==> flow/design.v <==
`timescale 1ns/10ps
module CannyEdge(dAddrRegRow, dAddrRegCol, bWE, bCE, InData, OutData,
	OPMode, bOPEnable, dReadReg, dWriteReg,	tclk, rst_b);
	input 	[2:0]				dAddrRegRow, dAddrRegCol;
	input						bWE, bCE;
	input 	[8-1:0] 	InData;
	output	[8-1:0] 	OutData;
	reg		[8-1:0] 	OutData;
	input 	[2:0]				OPMode;
	input 						bOPEnable;
	input 	[3:0]				dReadReg, dWriteReg;
	input						tclk, rst_b;
	reg 	[8-1:0]	regX[0:24];	 
	reg 	[8-1:0]	regY6;		 
	reg 	[8-1:0]	regZ[0:12];	 
	wire	[5:0]			wIdx = dAddrRegRow*3'd5 + dAddrRegCol;	 
	wire	[8-1:0]	gf[0:24];	 
	reg 	[8-1:0]	Out_gf, Out_gradient, Out_direction, Out_bThres;
	parameter		dThresHigh = 15;
	parameter		dThresLow = 10;
	parameter		dWidth = 200;
	parameter		dHeight = 200;
	reg			[14:0]	tpSum;
	reg			[1:0]	IntSignal;
	reg signed [31:0]	Gx, Gy, fGx, fGy;
	reg signed	[1:0]	dx, dy;
	integer	k;
	assign gf[0] =1;  assign gf[1] =3;  assign gf[2] =4;  assign gf[3] =3;  assign gf[4] =1;
	assign gf[5] =3;  assign gf[6] =7;  assign gf[7] =10; assign gf[8] =7;  assign gf[9] =3;
	assign gf[10]=4;  assign gf[11]=10; assign gf[12]=16; assign gf[13]=10; assign gf[14]=4;
	assign gf[15]=3;  assign gf[16]=7;  assign gf[17]=10; assign gf[18]=7;  assign gf[19]=3;
	assign gf[20]=1;  assign gf[21]=3;  assign gf[22]=4;  assign gf[23]=3;  assign gf[24]=1;
	always @(posedge tclk or negedge rst_b)
	begin
		if(!rst_b) begin
			IntSignal <= 2'b00;
		end
		else if(bCE==1'b0 && bWE==1'b0) 
		begin
			if(dWriteReg == 0)
				regX[wIdx] <= InData;
			else if(dWriteReg == 1) begin
				if(wIdx == 6)
					regY6 <= InData;
			end
			else if(dWriteReg == 2) begin
				if(wIdx <= 12)
					regZ[wIdx] <= InData;
			end
		end
		else if(bCE==1'b0 && bWE==1'b1)
		begin
			if(dReadReg == 0)
				OutData <= Out_gf;
			else if(dReadReg == 1)
				OutData <= Out_gradient;
			else if(dReadReg == 2)
				OutData <= Out_direction;
			else if(dReadReg == 3)
				OutData <= Out_gradient;
			else if(dReadReg == 4)
				OutData <= Out_bThres;
			else
				OutData <= OutData;
		end
		else
		begin
			if(bOPEnable==1'b0)
			begin
				if(OPMode == 0)
				begin
					if(IntSignal == 2'b00)	begin
						tpSum <= (gf[0]*regX[0]+gf[1]*regX[1]+gf[2]*regX[2]+gf[3]*regX[3]+gf[4]*regX[4]+gf[5]*regX[5]+gf[6]*regX[6]+gf[7]*regX[7]+gf[8]*regX[8]+gf[9]*regX[9]+gf[10]*regX[10]+gf[11]*regX[11]+gf[12]*regX[12]+gf[13]*regX[13]+gf[14]*regX[14]+gf[15]*regX[15]+gf[16]*regX[16]+gf[17]*regX[17]+gf[18]*regX[18]+gf[19]*regX[19]+gf[20]*regX[20]+gf[21]*regX[21]+gf[22]*regX[22]+gf[23]*regX[23]+gf[24]*regX[24]);
						IntSignal <= 2'b01;
					end
					else if(IntSignal == 2'b01) begin
						Out_gf <= tpSum >> 7;				 
					end
					else begin
						Out_gf <= Out_gf;
						IntSignal <= IntSignal;
					end
				end
				else if(OPMode == 1)
				begin
					if(IntSignal == 2'b00)	begin
						Gx <= -regX[0]-2*regX[5]-regX[10]+regX[2]+2*regX[7]+regX[12];
						Gy <= +regX[0]+2*regX[1]+regX[2]-regX[10]-2*regX[11]-regX[12];
						IntSignal <= 2'b01;
					end
					else if(IntSignal == 2'b01) begin
						if(Gx >= 0 && Gy >= 0)
							Out_gradient <= (Gx+Gy)/8;
						else if(Gx < 0 && Gy >=0)
							Out_gradient <= (-Gx+Gy)/8;
						else if(Gx >= 0 && Gy < 0)
							Out_gradient <= (Gx-Gy)/8;
						else if(Gx < 0 && Gy < 0)
							Out_gradient <= (-Gx-Gy)/8;
						else
							Out_gradient <= Out_gradient;
						IntSignal <= 2'b10;
					end	
					else if(IntSignal == 2'b10) begin
						if(Gy < 0)
						begin
							fGx <= -Gx;
							fGy <= -Gy;
						end
						else
						begin
							fGx <= Gx;
							fGy <= Gy;
						end
						IntSignal <= 2'b11;
					end
					else if(IntSignal == 2'b11) begin
						if(fGx >=0)
						begin
							if(fGy <= fGx>>1)  
								Out_direction <= 0;
							else if(fGy > fGx>>1 && fGy <= fGx*25/10)  
								Out_direction <= 45;
							else if(fGy > fGx*25/10)
								Out_direction <= 90;
							else
								Out_direction <= Out_direction;
						end
						else  
						begin
							if(fGy <= -fGx>>1)
								Out_direction <= 0;
							else if(fGy > -fGx>>1 && fGy <= -fGx*25/10)
								Out_direction <= 135;
							else if(fGy > -fGx*25/10)
								Out_direction <= 90;
							else
								Out_direction <= Out_direction;
						end
						IntSignal <= IntSignal;
					end
				end
				else if(OPMode == 2)
				begin
					if(IntSignal == 2'b00) begin
						if(regY6 == 0) begin
							dx <= 1;
							dy <= 0;
						end
						else if(regY6 == 45) begin
							dx <= -1;
							dy <= 1;
						end
						else if(regY6 == 90) begin
							dx <= 0;
							dy <= 1;
						end
						else if(regY6 == 135) begin
							dx <= 1;
							dy <= 1;
						end
						else begin
							dx <= 0; 
							dy <= 0; 
						end
						IntSignal <= 2'b01;
					end
					else if(IntSignal == 2'b01) begin
						if(regX[6] < regX[6-5*dy-dx] | regX[6] < regX[6+5*dy+dx])
							regX[6] <= 0;
						IntSignal <= IntSignal;
						Out_gradient <= regX[6];
					end
				end
				else if(OPMode == 3)
				begin
					if(IntSignal == 2'b00) begin
						if(regY6 == 0) begin
							dx <= 1;
							dy <= 0;
						end
						else if(regY6 == 45) begin
							dx <= -1;
							dy <= 1;
						end
						else if(regY6 == 90) begin
							dx <= 0;
							dy <= 1;
						end
						else if(regY6 == 135) begin
							dx <= 1;
							dy <= 1;
						end
						else begin
							dx <= 0; 
							dy <= 0; 
						end
						IntSignal <= 2'b01;
					end	
					else if(IntSignal == 2'b01) begin
						if(regX[6] >= dThresHigh)		 
							Out_bThres <= 1;
						else if(regX[6] <= dThresLow)	 
							Out_bThres <= 0;
						else							 
						begin
							if(regX[6-5*dy-dx] >= dThresHigh || regX[6+5*dy+dx] >= dThresHigh)
								Out_bThres <= 1;
							else if(regZ[6-5*dy-dx] == 1 || regZ[6+5*dy+dx] == 1)
								Out_bThres <= 1;
							else
								Out_bThres <= 0;
						end
						IntSignal <= IntSignal;
					end
				end
			end	
			else  
				IntSignal <= 2'b00;
		end  
	end
endmodule
---- Reports on CannyEdge ----
What the tools print for CannyEdge, step after step.
Line numbers count from 1 in the design file above.
Operators carry their Yosys type and port widths (W data, S select, Z words).
Library cell names are shortened.
The mark n/a stands for no value.
inputs
  design top .............................. CannyEdge
  clock input ............................. tclk
  cell library ............................ sky130hd
  library corner .......................... tt_025C_1v80

---- Word level ----
Source: Yosys, flattened and elaborated. Widths are those after wreduce. Registers that Yosys merges into a memory's read port (data or address) are not register bits. Print and check cells do not count. Equal cells are merged and count once.
bit counts
  input port bits ......................... 30
  register bits ........................... 501
  elaborated cells ........................ 509
  output and inout port bits .............. 8
cells by class
  add/sub/neg operators ................... 51
  reductions and logical operators ........ 83
  $mul .................................... 20
  muxes and demuxes ....................... 126
  $lt $le $gt $ge ......................... 20
  bitwise operators ....................... 18
  equality and inequality tests ........... 136
  divide/modulo/power cells ............... 2
operators with widths
  kind                     number
  $mux W8                  95
  $pmux W8 S25             2
  $mul A32 B6 Y32 const B  2
  $div A32 B5 Y32 const B  2
  $mul A3 B8 Y11 const A   8
  $pmux W8 S13             2
  $mul A2 B8 Y10 const A   8
  $eq A5 B5 Y1 const B     27
  $gt A32 B32 Y1           4
  $le A32 B32 Y1           4
  $add A15 B10 Y15         8
  $eq A5 B4 Y1 const B     24
  $reduce_and A7 Y1        16
  $reduce_and A4 Y1        26
  $ge A32 B1 Y1 const B    3
  $neg A32 Y32             3
  $add A15 B12 Y15         5
  $lt A32 B1 Y1 const B    2
  $add A32 B32 Y32         2
  $sub A32 B32 Y32         2
  $add A32 B8 Y32          2
  $sub A32 B8 Y32          2
  $mux W32                 2
  $add A15 B11 Y15         4
  $eq A4 B4 Y1 const B     15
  $eq A5 B3 Y1 const B     12
  $eq A4 B3 Y1 const B     13
  $mux W2                  20
Not listed: further kinds 64, cells in them 141.

---- Logic depth ----
Depth = most cells in a row (Yosys ltp): at word level without a register or memory, in the mapped netlist without a sequential cell, where the memories' decode and read muxes count.
depth
  word-level depth ........................ 35
  ABC_AREA ................................ 0
  depth in mapped cells ................... 89
  mapped depth without buffers ............ 78

---- After synthesis ----
Yosys stat after the flow's synthesis: flattened, memories mapped to cells. It holds for the ABC_AREA given above (unset counts as 0); a run with the other value may have another netlist.
cell types
  cell type  number  total area (µm²)
  edfxtp_1   467     1.4E+04
  fa_1       418     8.37E+03
  ha_1       667     8.35E+03
  xnor2_1    326     2.86E+03
  inv_1      758     2.85E+03
  nor2_1     501     1.88E+03
  a21oi_1    321     1.61E+03
  nand2_1    408     1.53E+03
  o21ai_0    295     1.48E+03
  xor2_1     136     1.19E+03
  nand3_1    163     815.782
  nand4_1    124     775.744
  nor3_1     151     755.725
  a21o_1     99      743.213
  mux2i_1    67      670.643
  a221oi_1   64      560.538
  clkbuf_8   40      550.528
  nor4_1     78      487.968
Other cell types: 154; their cells: 1579.
mapped netlist
  area of sequential cells ................ 14144.8 µm²
  mapped flip-flops ....................... 472
  buffers ................................. 216
  cells in the netlist .................... 6662
  chip area (Yosys) ....................... 62326.0 µm²

---- Worst setup path after synthesis ----
OpenSTA on the mapped netlist: ideal clock, no wires. The path of least setup slack (recovery checks aside). Input and output delay are each 20% of the period. Register names are those of the netlist, which keeps one name where synthesis merged equal registers.
path after synthesis
  path kind ............................... register -> register
  start ................................... reg fGx[2]
  end ..................................... reg Out_direction[2]
  path buffers ............................ 6
  time at the first pin ................... 0.000 ns
  required time ........................... 29.738 ns
  arrival ................................. 17.901 ns
  clock period ............................ 30.0 ns
  setup time .............................. 0.262 ns
  delay of the path ....................... 18.163 ns
  stages .................................. 81
  path slack .............................. 11.837 ns
  period reached after synthesis .......... 18.163 ns
"delay of the path" = arrival - input delay + setup time.
"stages" counts driving pins, that of a launching flip-flop among them; a cell with two outputs on the path counts twice.
"period reached after synthesis" is the clock period less the worst setup slack; recovery checks do not enter. This is arithmetic on one report: input and output delays are still those of the set period (20% each).
The rows between start and end are the longest chain of elaborated cells between them; the timing report does not say that the signal goes this way. Where chains are equally long, one stands for them.
Each line given opens the expression or statement behind the cell; cells for indexed reads and writes are added by Yosys, which also makes memories of some case tables.
A register here has more assigning lines than the two given.
Ways into the end's enable are left out, as the timed path ends at the data pin.
between the ends, after synthesis
  cells stage by stage .................... edfxtp_1 > inv_1 > ha_1 > inv_1 > fa_1 > inv_1 > ha_1 > ha_1 > fa_1 > a21oi_1 > nor4b_1 > or4b_4 > a21o_1 > or3_1 > or3_4 > or4_4 > buf_6 > nor4_1 > [... 45 more ...] > or3_1 > buf_4 > o31ai_2 > xnor2_1 > ha_1 > nor2b_1 > o21ai_0 > nand2b_1 > a21oi_1 > nor2b_1 > o21ai_0 > nand2b_1 > a21oi_1 > nand2_1 > a2111oi_0 > o211ai_1 > nor2b_1 > or2_2
  length of the longest elaborated chain .. 8
  elaborated cells on any way between the ends .. 23
  classes of those cells .................. 1 x add/sub; 2 x mul; 2 x div; 9 x compare; 7 x mux; 2 x reduce/logical
ends and longest elaborated chain, after synthesis
  element          line  RTL
  from (decl)      25    reg signed [31:0] Gx, Gy, fGx, fGy;
  from (assign)    107   fGx <= -Gx;
  from (assign)    112   fGx <= Gx;
  $neg A32 Y32     135   else if(fGy > -fGx*25/10)
  $mul A32 B6 Y32  135
  $div A32 B5 Y32  135
  $gt A32 B32 Y1   135
  $mux W8          135
  $mux W8          133   else if(fGy > -fGx>>1 && fGy <= -fGx*25/10)
  $mux W8          131   if(fGy <= -fGx>>1)
  $mux W8          118   if(fGx >=0)
  to (assign)      127   Out_direction <= Out_direction;
  to (assign)      138   Out_direction <= Out_direction;
  to (decl)        18    reg [8-1:0] Out_gf, Out_gradient, Out_direction, Out_bThres;

---- Timing after layout ----
From the final timing report of stored run 1: the path of least setup slack in the routed layout; clock arrival at registers is part of the times.
path post-layout
  path kind ............................... register -> register
  start ................................... reg fGx[0]
  end ..................................... reg Out_direction[2]
  required time ........................... 33.28 ns
  path buffers ............................ 1
  arrival ................................. 24.46 ns
  clock period ............................ 32.8 ns
  path slack .............................. 8.83 ns
  time at the first pin ................... 0.70 ns
  setup time .............................. 0.25 ns
  stages .................................. 74
The rows between start and end are the longest chain of elaborated cells between them; the timing report does not say that the signal goes this way. Where chains are equally long, one stands for them.
A register here has more assigning lines than the two given.
Ways into the end's enable are left out, as the timed path ends at the data pin.
between the ends, post-layout
  cells stage by stage .................... edfxtp_1 > inv_1 > ha_1 > ha_1 > ha_1 > ha_1 > fa_1 > a21oi_1 > nor4b_1 > or4b_4 > a21o_1 > nor4_1 > and3b_1 > nand4_1 > o21ai_1 > xor2_1 > o32a_1 > a211oi_1 > [... 38 more ...] > or3_1 > o31ai_2 > xnor2_1 > ha_1 > nor2b_1 > o21ai_0 > nand2b_1 > a21oi_1 > nor2b_1 > o21ai_0 > nand2b_1 > a21oi_1 > nand2_1 > a2111oi_0 > o211ai_1 > buf_4 > nor2b_1 > or2_2
  length of the longest elaborated chain .. 8
  elaborated cells on any way between the ends .. 21
  classes of those cells .................. 1 x add/sub; 2 x mul; 2 x div; 7 x compare; 7 x mux; 2 x reduce/logical
ends and longest elaborated chain, post-layout
  element          line  RTL
  from (decl)      25    reg signed [31:0] Gx, Gy, fGx, fGy;
  from (assign)    107   fGx <= -Gx;
  from (assign)    112   fGx <= Gx;
  $neg A32 Y32     135   else if(fGy > -fGx*25/10)
  $mul A32 B6 Y32  135
  $div A32 B5 Y32  135
  $gt A32 B32 Y1   135
  $mux W8          135
  $mux W8          133   else if(fGy > -fGx>>1 && fGy <= -fGx*25/10)
  $mux W8          131   if(fGy <= -fGx>>1)
  $mux W8          118   if(fGx >=0)
  to (assign)      127   Out_direction <= Out_direction;
  to (assign)      138   Out_direction <= Out_direction;
  to (decl)        18    reg [8-1:0] Out_gf, Out_gradient, Out_direction, Out_bThres;

Measured results for CannyEdge: 4 stored runs of the Yosys and OpenROAD flow on sky130hd. The settings differ; the order carries no meaning. The constraints put input and output delay at 20% of the set period each and load the outputs with 0.01 pF.
By "achieved clock period (ns)" is meant the clock period of the run minus its worst setup slack. This is arithmetic on one report: input and output delays are still those of the set period (20% each).
"worst setup path time (ns)" means the part of the period allowed to the worst setup path (the constraints hold back 20% at inputs and 20% at outputs) less its slack; where the path has registers, the arrival times of their clocks count too.
"finish__power__total": no workload was simulated; the value follows from the tool's default switching activity.

Flow files of stored run 1
==> flow/run.sh <==
#!/bin/bash
# the make line also repeats the synthesis and layout settings of config.mk as NAME=value (left out here)
make -C /OpenROAD-flow-scripts/flow DESIGN_CONFIG=/design/flow/config.mk WORK_HOME=/design/flow/orfs CLKGATE_MAP_FILE= finish
==> flow/config.mk <==
export PLATFORM = sky130hd
export DESIGN_NAME = CannyEdge
export DESIGN_NICKNAME = CannyEdge
export VERILOG_FILES = /design/flow/design.v
export SDC_FILE = /design/flow/constraint.sdc
export NUM_CORES = 4
export LEC_CHECK = 0
export CAP_MARGIN = 20
export CORE_ASPECT_RATIO = 1.16
export CORE_MARGIN = 2
export CORE_UTILIZATION = 26
export MIN_ROUTING_LAYER = met2
export PLACE_DENSITY_LB_ADDON = 0.02
export SETUP_SLACK_MARGIN = 5.0
export SLEW_MARGIN = 20
==> flow/constraint.sdc <==
create_clock -name core_clock -period 32.8 [get_ports {tclk}]
set_input_delay 6.5600 -clock core_clock [delete_from_list [all_inputs] [get_ports {tclk}]]
set_output_delay 6.5600 -clock core_clock [all_outputs]
set_load 0.01 [all_outputs]

report of stored run 1
yosys chip area after synthesis (um^2): 62326.0
finish__design__die__area: 243660.0
finish__design__instance__area__stdcell: 68659.6
finish__design__instance__utilization: 0.2881
finish__timing__setup__ws: 8.825
finish__timing__setup__tns: 0.000
finish__timing__hold__ws: 0.427
finish__power__total: 2.210e-03
achieved clock period (ns): 23.975
worst setup path time (ns): 23.97
worst setup path kind: register -> register

Flow files of stored run 2
==> flow/run.sh <==
#!/bin/bash
# the make line also repeats the synthesis and layout settings of config.mk as NAME=value (left out here)
make -C /OpenROAD-flow-scripts/flow DESIGN_CONFIG=/design/flow/config.mk WORK_HOME=/design/flow/orfs CLKGATE_MAP_FILE= finish
==> flow/config.mk <==
export PLATFORM = sky130hd
export DESIGN_NAME = CannyEdge
export DESIGN_NICKNAME = CannyEdge
export VERILOG_FILES = /design/flow/design.v
export SDC_FILE = /design/flow/constraint.sdc
export NUM_CORES = 4
export LEC_CHECK = 0
export CAP_MARGIN = 20
export CORE_MARGIN = 2
export CORE_UTILIZATION = 40
export SLEW_MARGIN = 20
==> flow/constraint.sdc <==
create_clock -name core_clock -period 19.6 [get_ports {tclk}]
set_input_delay 3.9200 -clock core_clock [delete_from_list [all_inputs] [get_ports {tclk}]]
set_output_delay 3.9200 -clock core_clock [all_outputs]
set_load 0.01 [all_outputs]

report of stored run 2
yosys chip area after synthesis (um^2): 62326.0
finish__design__die__area: 158990.0
finish__design__instance__area__stdcell: 70000.9
finish__design__instance__utilization: 0.4533
finish__timing__setup__ws: 0.895
finish__timing__setup__tns: 0.000
finish__timing__hold__ws: 0.422
finish__power__total: 3.633e-03
achieved clock period (ns): 18.705
worst setup path time (ns): 18.71
worst setup path kind: register -> register

Flow files of stored run 3
==> flow/run.sh <==
#!/bin/bash
# the make line also repeats the synthesis and layout settings of config.mk as NAME=value (left out here)
make -C /OpenROAD-flow-scripts/flow DESIGN_CONFIG=/design/flow/config.mk WORK_HOME=/design/flow/orfs CLKGATE_MAP_FILE= finish
==> flow/config.mk <==
export PLATFORM = sky130hd
export DESIGN_NAME = CannyEdge
export DESIGN_NICKNAME = CannyEdge
export VERILOG_FILES = /design/flow/design.v
export SDC_FILE = /design/flow/constraint.sdc
export NUM_CORES = 4
export LEC_CHECK = 0
export CAP_MARGIN = 20
export CORE_MARGIN = 2
export CORE_UTILIZATION = 40
export SLEW_MARGIN = 20
==> flow/constraint.sdc <==
create_clock -name core_clock -period 23.6 [get_ports {tclk}]
set_input_delay 4.7200 -clock core_clock [delete_from_list [all_inputs] [get_ports {tclk}]]
set_output_delay 4.7200 -clock core_clock [all_outputs]
set_load 0.01 [all_outputs]

report of stored run 3
yosys chip area after synthesis (um^2): 62326.0
finish__design__die__area: 158990.0
finish__design__instance__area__stdcell: 66709.0
finish__design__instance__utilization: 0.4320
finish__timing__setup__ws: 1.932
finish__timing__setup__tns: 0.000
finish__timing__hold__ws: 0.423
finish__power__total: 2.912e-03
achieved clock period (ns): 21.668
worst setup path time (ns): 21.67
worst setup path kind: register -> register

Flow files of stored run 4
==> flow/run.sh <==
#!/bin/bash
# the make line also repeats the synthesis and layout settings of config.mk as NAME=value (left out here)
make -C /OpenROAD-flow-scripts/flow DESIGN_CONFIG=/design/flow/config.mk WORK_HOME=/design/flow/orfs CLKGATE_MAP_FILE= finish
==> flow/config.mk <==
export PLATFORM = sky130hd
export DESIGN_NAME = CannyEdge
export DESIGN_NICKNAME = CannyEdge
export VERILOG_FILES = /design/flow/design.v
export SDC_FILE = /design/flow/constraint.sdc
export NUM_CORES = 4
export LEC_CHECK = 0
export ABC_AREA = 1
export CAP_MARGIN = 20
export CELL_PAD_IN_SITES_DETAIL_PLACEMENT = 1
export CELL_PAD_IN_SITES_GLOBAL_PLACEMENT = 2
export CORE_MARGIN = 10
export CORE_UTILIZATION = 65
export GPL_ROUTABILITY_DRIVEN = 0
export GPL_TIMING_DRIVEN = 1
export MIN_ROUTING_LAYER = met2
export PLACE_DENSITY_LB_ADDON = 0.23
export SETUP_SLACK_MARGIN = 2.55
export SLEW_MARGIN = 35
==> flow/constraint.sdc <==
create_clock -name core_clock -period 15.0 [get_ports {tclk}]
set_input_delay 3.0000 -clock core_clock [delete_from_list [all_inputs] [get_ports {tclk}]]
set_output_delay 3.0000 -clock core_clock [all_outputs]
set_load 0.01 [all_outputs]

report of stored run 4: did not finish, place, FLW-0024
